==> flow/design.v <==
module div (
    input wire clk,
    input wire rst_n,
    input wire [32-1:0] dividend_i,     
    input wire [32-1:0] divisor_i,      
    input wire                       start_i,        
    input wire                       ctrl_ready_i,   
    input wire [                3:0] op_i,           
    output reg [32-1:0] result_o,   
    output reg busy_o,   
    output reg valid_o   
);
    typedef enum logic [3:0] {
        STATE_IDLE  = 4'b0001,
        STATE_START = 4'b0010,
        STATE_CALC  = 4'b0100,
        STATE_END   = 4'b1000
    } state_t;
    state_t state;
    reg [32-1:0] dividend_r;
    reg [32-1:0] divisor_r;
    reg [3:0] op_r;
    reg [31:0] count;
    reg [32-1:0] div_result;
    reg [32-1:0] div_remain;
    reg [32-1:0] minuend;
    reg invert_result;
    wire op_div = op_r[0];
    wire op_divu = op_r[1];
    wire op_rem = op_r[2];
    wire op_remu = op_r[3];
    wire [31:0] dividend_invert = (-dividend_r);
    wire [31:0] divisor_invert = (-divisor_r);
    wire minuend_ge_divisor = minuend >= divisor_r;
    wire [31:0] minuend_sub_res = minuend - divisor_r;
    wire [31:0] div_result_tmp = minuend_ge_divisor ? ({div_result[30:0], 1'b1}) : ({div_result[30:0], 1'b0});
    wire [31:0] minuend_tmp = minuend_ge_divisor ? minuend_sub_res[30:0] : minuend[30:0];
    wire [31:0] dividend_abs = dividend_r[31] ? -dividend_r : dividend_r;
    wire [31:0] divisor_abs = divisor_r[31] ? -divisor_r : divisor_r;
    always @(posedge clk) begin
        if (!rst_n) begin
            state         <= STATE_IDLE;
            result_o      <= 32'h0;
            div_result    <= 32'h0;
            div_remain    <= 32'h0;
            op_r          <= 4'h0;
            dividend_r    <= 32'h0;
            divisor_r     <= 32'h0;
            minuend       <= 32'h0;
            invert_result <= 1'b0;
            busy_o        <= 1'b0;
            valid_o       <= 1'b0;
            count         <= 32'h0;
        end else begin
            case (state)
                STATE_IDLE: begin
                    if (ctrl_ready_i) begin
                        valid_o <= 1'b0;
                        if (start_i == 1'b1) begin
                            op_r       <= op_i;
                            dividend_r <= dividend_i;
                            divisor_r  <= divisor_i;
                            state      <= STATE_START;
                            busy_o     <= 1'b1;
                        end else begin
                            op_r       <= 3'h0;
                            dividend_r <= 32'h0;
                            divisor_r  <= 32'h0;
                            result_o   <= 32'h0;
                            busy_o     <= 1'b0;
                        end
                    end
                end
                STATE_START: begin
                    valid_o <= 1'b0;
                    if (divisor_r == 32'h0) begin
                        if (op_div | op_divu) begin
                            result_o <= 32'hffffffff;
                        end else begin
                            result_o <= dividend_r;
                        end
                        state   <= STATE_IDLE;
                        busy_o  <= 1'b0;
                        valid_o <= 1'b1;
                    end else if (
                        (op_div | op_rem) ? (dividend_abs < divisor_abs) : (dividend_r < divisor_r)
                    ) begin
                        if (op_div) begin
                            result_o <= 32'b0;
                        end else if (op_rem) begin
                            result_o <= dividend_r;
                        end else if (op_divu) begin
                            result_o <= 32'b0;
                        end else if (op_remu) begin
                            result_o <= dividend_r;
                        end
                        state   <= STATE_IDLE;
                        busy_o  <= 1'b0;
                        valid_o <= 1'b1;
                    end else begin
                        busy_o     <= 1'b1;
                        count      <= 32'h40000000;
                        state      <= STATE_CALC;
                        div_result <= 32'h0;
                        div_remain <= 32'h0;
                        if (op_div | op_rem) begin
                            if (dividend_r[31] == 1'b1) begin
                                dividend_r <= dividend_invert;
                                minuend    <= dividend_invert[31];
                            end else begin
                                minuend <= dividend_r[31];
                            end
                            if (divisor_r[31] == 1'b1) begin
                                divisor_r <= divisor_invert;
                            end
                        end else begin
                            minuend <= dividend_r[31];
                        end
                        if ((op_div && (dividend_r[31] ^ divisor_r[31] == 1'b1))
                            || (op_rem && (dividend_r[31] == 1'b1))) begin
                            invert_result <= 1'b1;
                        end else begin
                            invert_result <= 1'b0;
                        end
                    end
                end
                STATE_CALC: begin
                    busy_o     <= 1'b1;
                    dividend_r <= {dividend_r[30:0], 1'b0};
                    div_result <= div_result_tmp;
                    count      <= {1'b0, count[31:1]};
                    if (|count) begin
                        minuend <= {minuend_tmp[30:0], dividend_r[30]};
                    end else begin
                        state <= STATE_END;
                        if (minuend_ge_divisor) begin
                            div_remain <= minuend_sub_res;
                        end else begin
                            div_remain <= minuend;
                        end
                    end
                end
                STATE_END: begin
                    state   <= STATE_IDLE;
                    busy_o  <= 1'b0;
                    valid_o <= 1'b1;
                    if (op_div | op_divu) begin
                        if (invert_result) begin
                            result_o <= (-div_result);
                        end else begin
                            result_o <= div_result;
                        end
                    end else begin
                        if (invert_result) begin
                            result_o <= (-div_remain);
                        end else begin
                            result_o <= div_remain;
                        end
                    end
                end
            endcase
        end
    end
endmodule
Step by step through the tools: div --
What the tools print for div, step after step. Line numbers count from 1 in the design file above. Library cell names are shortened. Not given: --
Set-up: top module div, clock input clk, cell library sky130hd, corner tt_025C_1v80

Elaborated design --
Counts by Yosys on the flattened word-level netlist (proc, flatten, opt, wreduce; memories kept). Register bits leave out memories and registers merged into their read ports (data or address). Print and check cells are left out. Cells with the same type and inputs are merged into one.
Storage and ports: register bits 235, bits of input ports 72
Cells by class: $lt $le $gt $ge 3, equal/unequal tests 14, reductions and logical operators 21, add/subtract/negate cells 5, multiplexer cells 62, bitwise gates (word level) 5
Operators by type and width (number):
- two-way mux 32 bit | 33
- case mux 32 bit (select 2 bit) | 5
- case mux 32 bit (select 3 bit) | 2
- negator 32 bit | 4
- less-than comparator 32 bit | 2
- subtractor 32 bit | 1
- >= comparator 32 bit | 1
- zero test 32 bit | 1
- OR reduction 32 bit | 1
- two-way mux 31 bit | 1
- inequality test 2 bit with constant B | 8
- case mux 4 bit (select 4 bit) | 1
- two-way mux 4 bit | 4
- AND reduction 5 bit | 3
- AND reduction 4 bit | 3
- two-way mux 1 bit | 12
- AND reduction 2 bit | 3
- AND reduction 3 bit | 2
- nonzero test 3 bit | 2
- inequality test 6 bit with constant B | 1
- two-way mux 3 bit | 2
- nonzero test 2 bit | 2
- == test 4 x 1 -> 1 bit with constant B | 1
- == test 4 x 2 -> 1 bit with constant B | 1
- == test 4 x 3 -> 1 bit with constant B | 1
- == test 4 bit with constant B | 1
- nonzero test 4 bit | 1
- case mux 1 bit (select 4 bit) | 1
Other operator kinds: 7; their cells: 10.

Longest topological paths --
Depth = most cells in a row (Yosys ltp): at word level without a register or memory, in the mapped netlist without a sequential cell, where the memories' decode and read muxes count.
Depth: depth in word-level cells 7, ABC_AREA 0, depth in mapped cells 22

After synthesis --
Source: synth_stat.txt of the flow (Yosys; design flattened, memories mapped). It holds for the ABC_AREA given above (unset counts as 0); a run with the other value may have another netlist. Totals and module areas in this step are rounded.
Synthesis totals: buffers 137, chip area (Yosys) 15700 µm², sequential part of the area 4680 µm², mapped flip-flops 234, mapped cells 1967
Cells by type:
- dfxtp_1 | number 234, total area 4.68E+03 µm²
- ha_1 | number 98, total area 1.23E+03 µm²
- o21ai_0 | number 166, total area 830.797 µm²
- xnor2_1 | number 92, total area 805.773 µm²
- nand2_1 | number 200, total area 750.72 µm²
- a22o_1 | number 78, total area 683.155 µm²
- a211oi_1 | number 79, total area 593.069 µm²
- a21oi_1 | number 117, total area 585.562 µm²
- nor2_1 | number 143, total area 536.765 µm²
- clkbuf_1 | number 93, total area 349.085 µm²
- nor3_1 | number 61, total area 305.293 µm²
- xor2_1 | number 33, total area 289.027 µm²
- inv_1 | number 60, total area 225.216 µm²
- o31ai_1 | number 28, total area 210.202 µm²
- nand3_1 | number 38, total area 190.182 µm²
- a31oi_1 | number 28, total area 175.168 µm²
- a222oi_1 | number 16, total area 160.154 µm²
- or3_1 | number 25, total area 156.4 µm²
Other cell types: 68; their cells: 378.

Timing after synthesis --
Path of least setup slack by OpenSTA after synthesis, without wires, with an ideal clock, recovery checks aside; 20% of the period is set as input and as output delay. Where synthesis merged equal registers, the netlist keeps one of their names.
Path post-synthesis: path kind register to register, from reg dividend_r[7], to reg dividend_r[21], arrival time 5.197 ns, delay of the path 5.329 ns, path slack 2.671 ns, buffers on the path 3, stages on the path 21, clock period 8.0 ns, library setup time 0.132 ns, required time 7.868 ns, synthesis period reached 5.329 ns
"delay of the path" = arrival - input delay + setup time. "stages on the path": output pins that drive a net of the path, with the launching flip-flop's if there is one; two outputs of one cell count as two. "synthesis period reached" = period - worst setup slack (recovery checks aside). The figure is calculated, with input and output delays left at 20% of the set period. The rows between start and end are the longest chain of elaborated cells between them; the timing report does not say that the signal goes this way. Where chains are equally long, one stands for them. A line is the first line of the expression or statement that the cell stems from. Yosys adds cells for indexed reads and writes and turns some case tables into memories. A register here has more assigning lines than the two given.
Between the ends, post-synthesis: path through dfxtp_1 -> or4_1 -> nor3_1 -> nand3_1 -> or3_1 -> nand2b_1 -> o41ai_1 -> xnor2_1 -> ha_1 -> nand4_1 -> or4_1 -> or4b_1 -> a31oi_2 -> nor3_1 -> or2_0 -> buf_2 -> o21a_1 -> buf_2 -> buf_2 -> a21oi_1 -> o32ai_1, length of the longest elaborated chain 7
RTL lines, path post-synthesis:
- from (decl) | line 20 | reg [32-1:0] dividend_r;
- from (assign) | line 61 | dividend_r <= dividend_i;
- from (assign) | line 108 | dividend_r <= dividend_invert;
- negator 32 bit | line 38 | wire [31:0] dividend_abs = dividend_r[31] ? -dividend_r : dividend_r;
- two-way mux 32 bit | line 38
- less-than comparator 32 bit | line 86 | (op_div | op_rem) ? (dividend_abs < divisor_abs) : (dividend_r < divisor_r)
- two-way mux 1 bit | line 86
- two-way mux 32 bit | line 85 | end else if (
- two-way mux 32 bit | line 76 | if (divisor_r == 32'h0) begin
- case mux 32 bit (select 3 bit) | line 55 | case (state)
- to (assign) | line 61
- to (assign) | line 108
- to (decl) | line 20

Timing after layout --
Path of least setup slack in the final report of run 1 (OpenROAD, finished layout, wires in). Where an end is a register, its clock arrival counts in the times.
Path after layout: path kind register to register, from reg dividend_r[7], to reg count[18], clock period 8.0 ns, required time 8.51 ns, stages on the path 18, buffers on the path 0, arrival time 6.98 ns, library setup time 0.06 ns, path slack 1.53 ns
The rows between start and end are the longest chain of elaborated cells between them; the timing report does not say that the signal goes this way. Where chains are equally long, one stands for them. A register here has more assigning lines than the two given.
Between the ends, after layout: path through dfxtp_1 -> or4_1 -> nor3_1 -> nand3_1 -> or3_1 -> nand2b_1 -> o41ai_1 -> xnor2_1 -> ha_1 -> nand4_1 -> or4_1 -> or4b_1 -> a31oi_2 -> nor3_1 -> or2_0 -> o21a_4 -> nor2_8 -> a22o_1, length of the longest elaborated chain 7
RTL lines, path after layout:
- from (decl) | line 20 | reg [32-1:0] dividend_r;
- from (assign) | line 61 | dividend_r <= dividend_i;
- from (assign) | line 108 | dividend_r <= dividend_invert;
- negator 32 bit | line 38 | wire [31:0] dividend_abs = dividend_r[31] ? -dividend_r : dividend_r;
- two-way mux 32 bit | line 38
- less-than comparator 32 bit | line 86 | (op_div | op_rem) ? (dividend_abs < divisor_abs) : (dividend_r < divisor_r)
- two-way mux 1 bit | line 86
- two-way mux 32 bit | line 85 | end else if (
- two-way mux 32 bit | line 76 | if (divisor_r == 32'h0) begin
- case mux 32 bit (select 2 bit) | line 55 | case (state)
- to (assign) | line 53 | count         <= 32'h0;
- to (assign) | line 131 | count      <= {1'b0, count[31:1]};
- to (decl) | line 23 | reg [31:0] count;

Add stored flow runs of div

Stored flow runs of div (3 of them; Yosys, OpenROAD, sky130hd). They differ in their settings and are not a sequence. Constraints: input delay and output delay 20% of the set period each, output load 0.01 pF.
"period achieved" is the run's clock period less its worst setup slack. It is reckoned from that one timing run; input and output delays stay at 20% of the period that was set.
By "worst setup path time" is meant the share of the clock period that the worst setup path is allowed (20% is reserved at inputs, 20% at outputs), minus its slack. Clock arrival times at its registers enter into it.
By "total power of the final layout" is meant OpenSTA's value without simulated activity: inputs other than the clock are taken to toggle once in ten clock periods, and the tool carries that through the logic.
The results are shown rounded.

* Run 1 | settings: MAX_ROUTING_LAYER met4; SETUP_SLACK_MARGIN 0.8; TNS_END_PERCENT 75; period_ns 8.0; CAP_MARGIN 20; CORE_MARGIN 2; CORE_UTILIZATION 40; SLEW_MARGIN 20 | results: setup slack of the worst path 1.53 ns; worst-case hold slack 0.465 ns; mapped cell area after synthesis 15700 µm²; worst setup path time 6.47 ns; worst setup path kind register to register; die size 41000 µm²; total power of the final layout 0.00352 W; summed negative setup slack 0.000 ns; period achieved 6.469 ns; utilization of the finished layout 46.5 %
* Run 2 | settings: CAP_MARGIN 40; CELL_PAD_IN_SITES_DETAIL_PLACEMENT 1; CELL_PAD_IN_SITES_GLOBAL_PLACEMENT 2; CORE_ASPECT_RATIO 1.15; CORE_UTILIZATION 68; CTS_CLUSTER_DIAMETER 99; CTS_CLUSTER_SIZE 56; GPL_TIMING_DRIVEN 0; MAX_ROUTING_LAYER met4; MIN_ROUTING_LAYER met2; PLACE_DENSITY_LB_ADDON 0.0; SETUP_SLACK_MARGIN 0.89; SLEW_MARGIN 0; period_ns 8.71; CORE_MARGIN 2 | incomplete, placement halted on FLW-0024
* Run 3 | settings: CORE_UTILIZATION 40; PLACE_DENSITY 0.65; period_ns 10.4; CAP_MARGIN 20; CORE_MARGIN 2; SLEW_MARGIN 20 | results: setup slack of the worst path 3.92 ns; worst-case hold slack 0.478 ns; mapped cell area after synthesis 15700 µm²; worst setup path time 6.48 ns; worst setup path kind register to register; die size 41000 µm²; total power of the final layout 0.00267 W; summed negative setup slack 0.000 ns; period achieved 6.483 ns; utilization of the finished layout 46.3 %
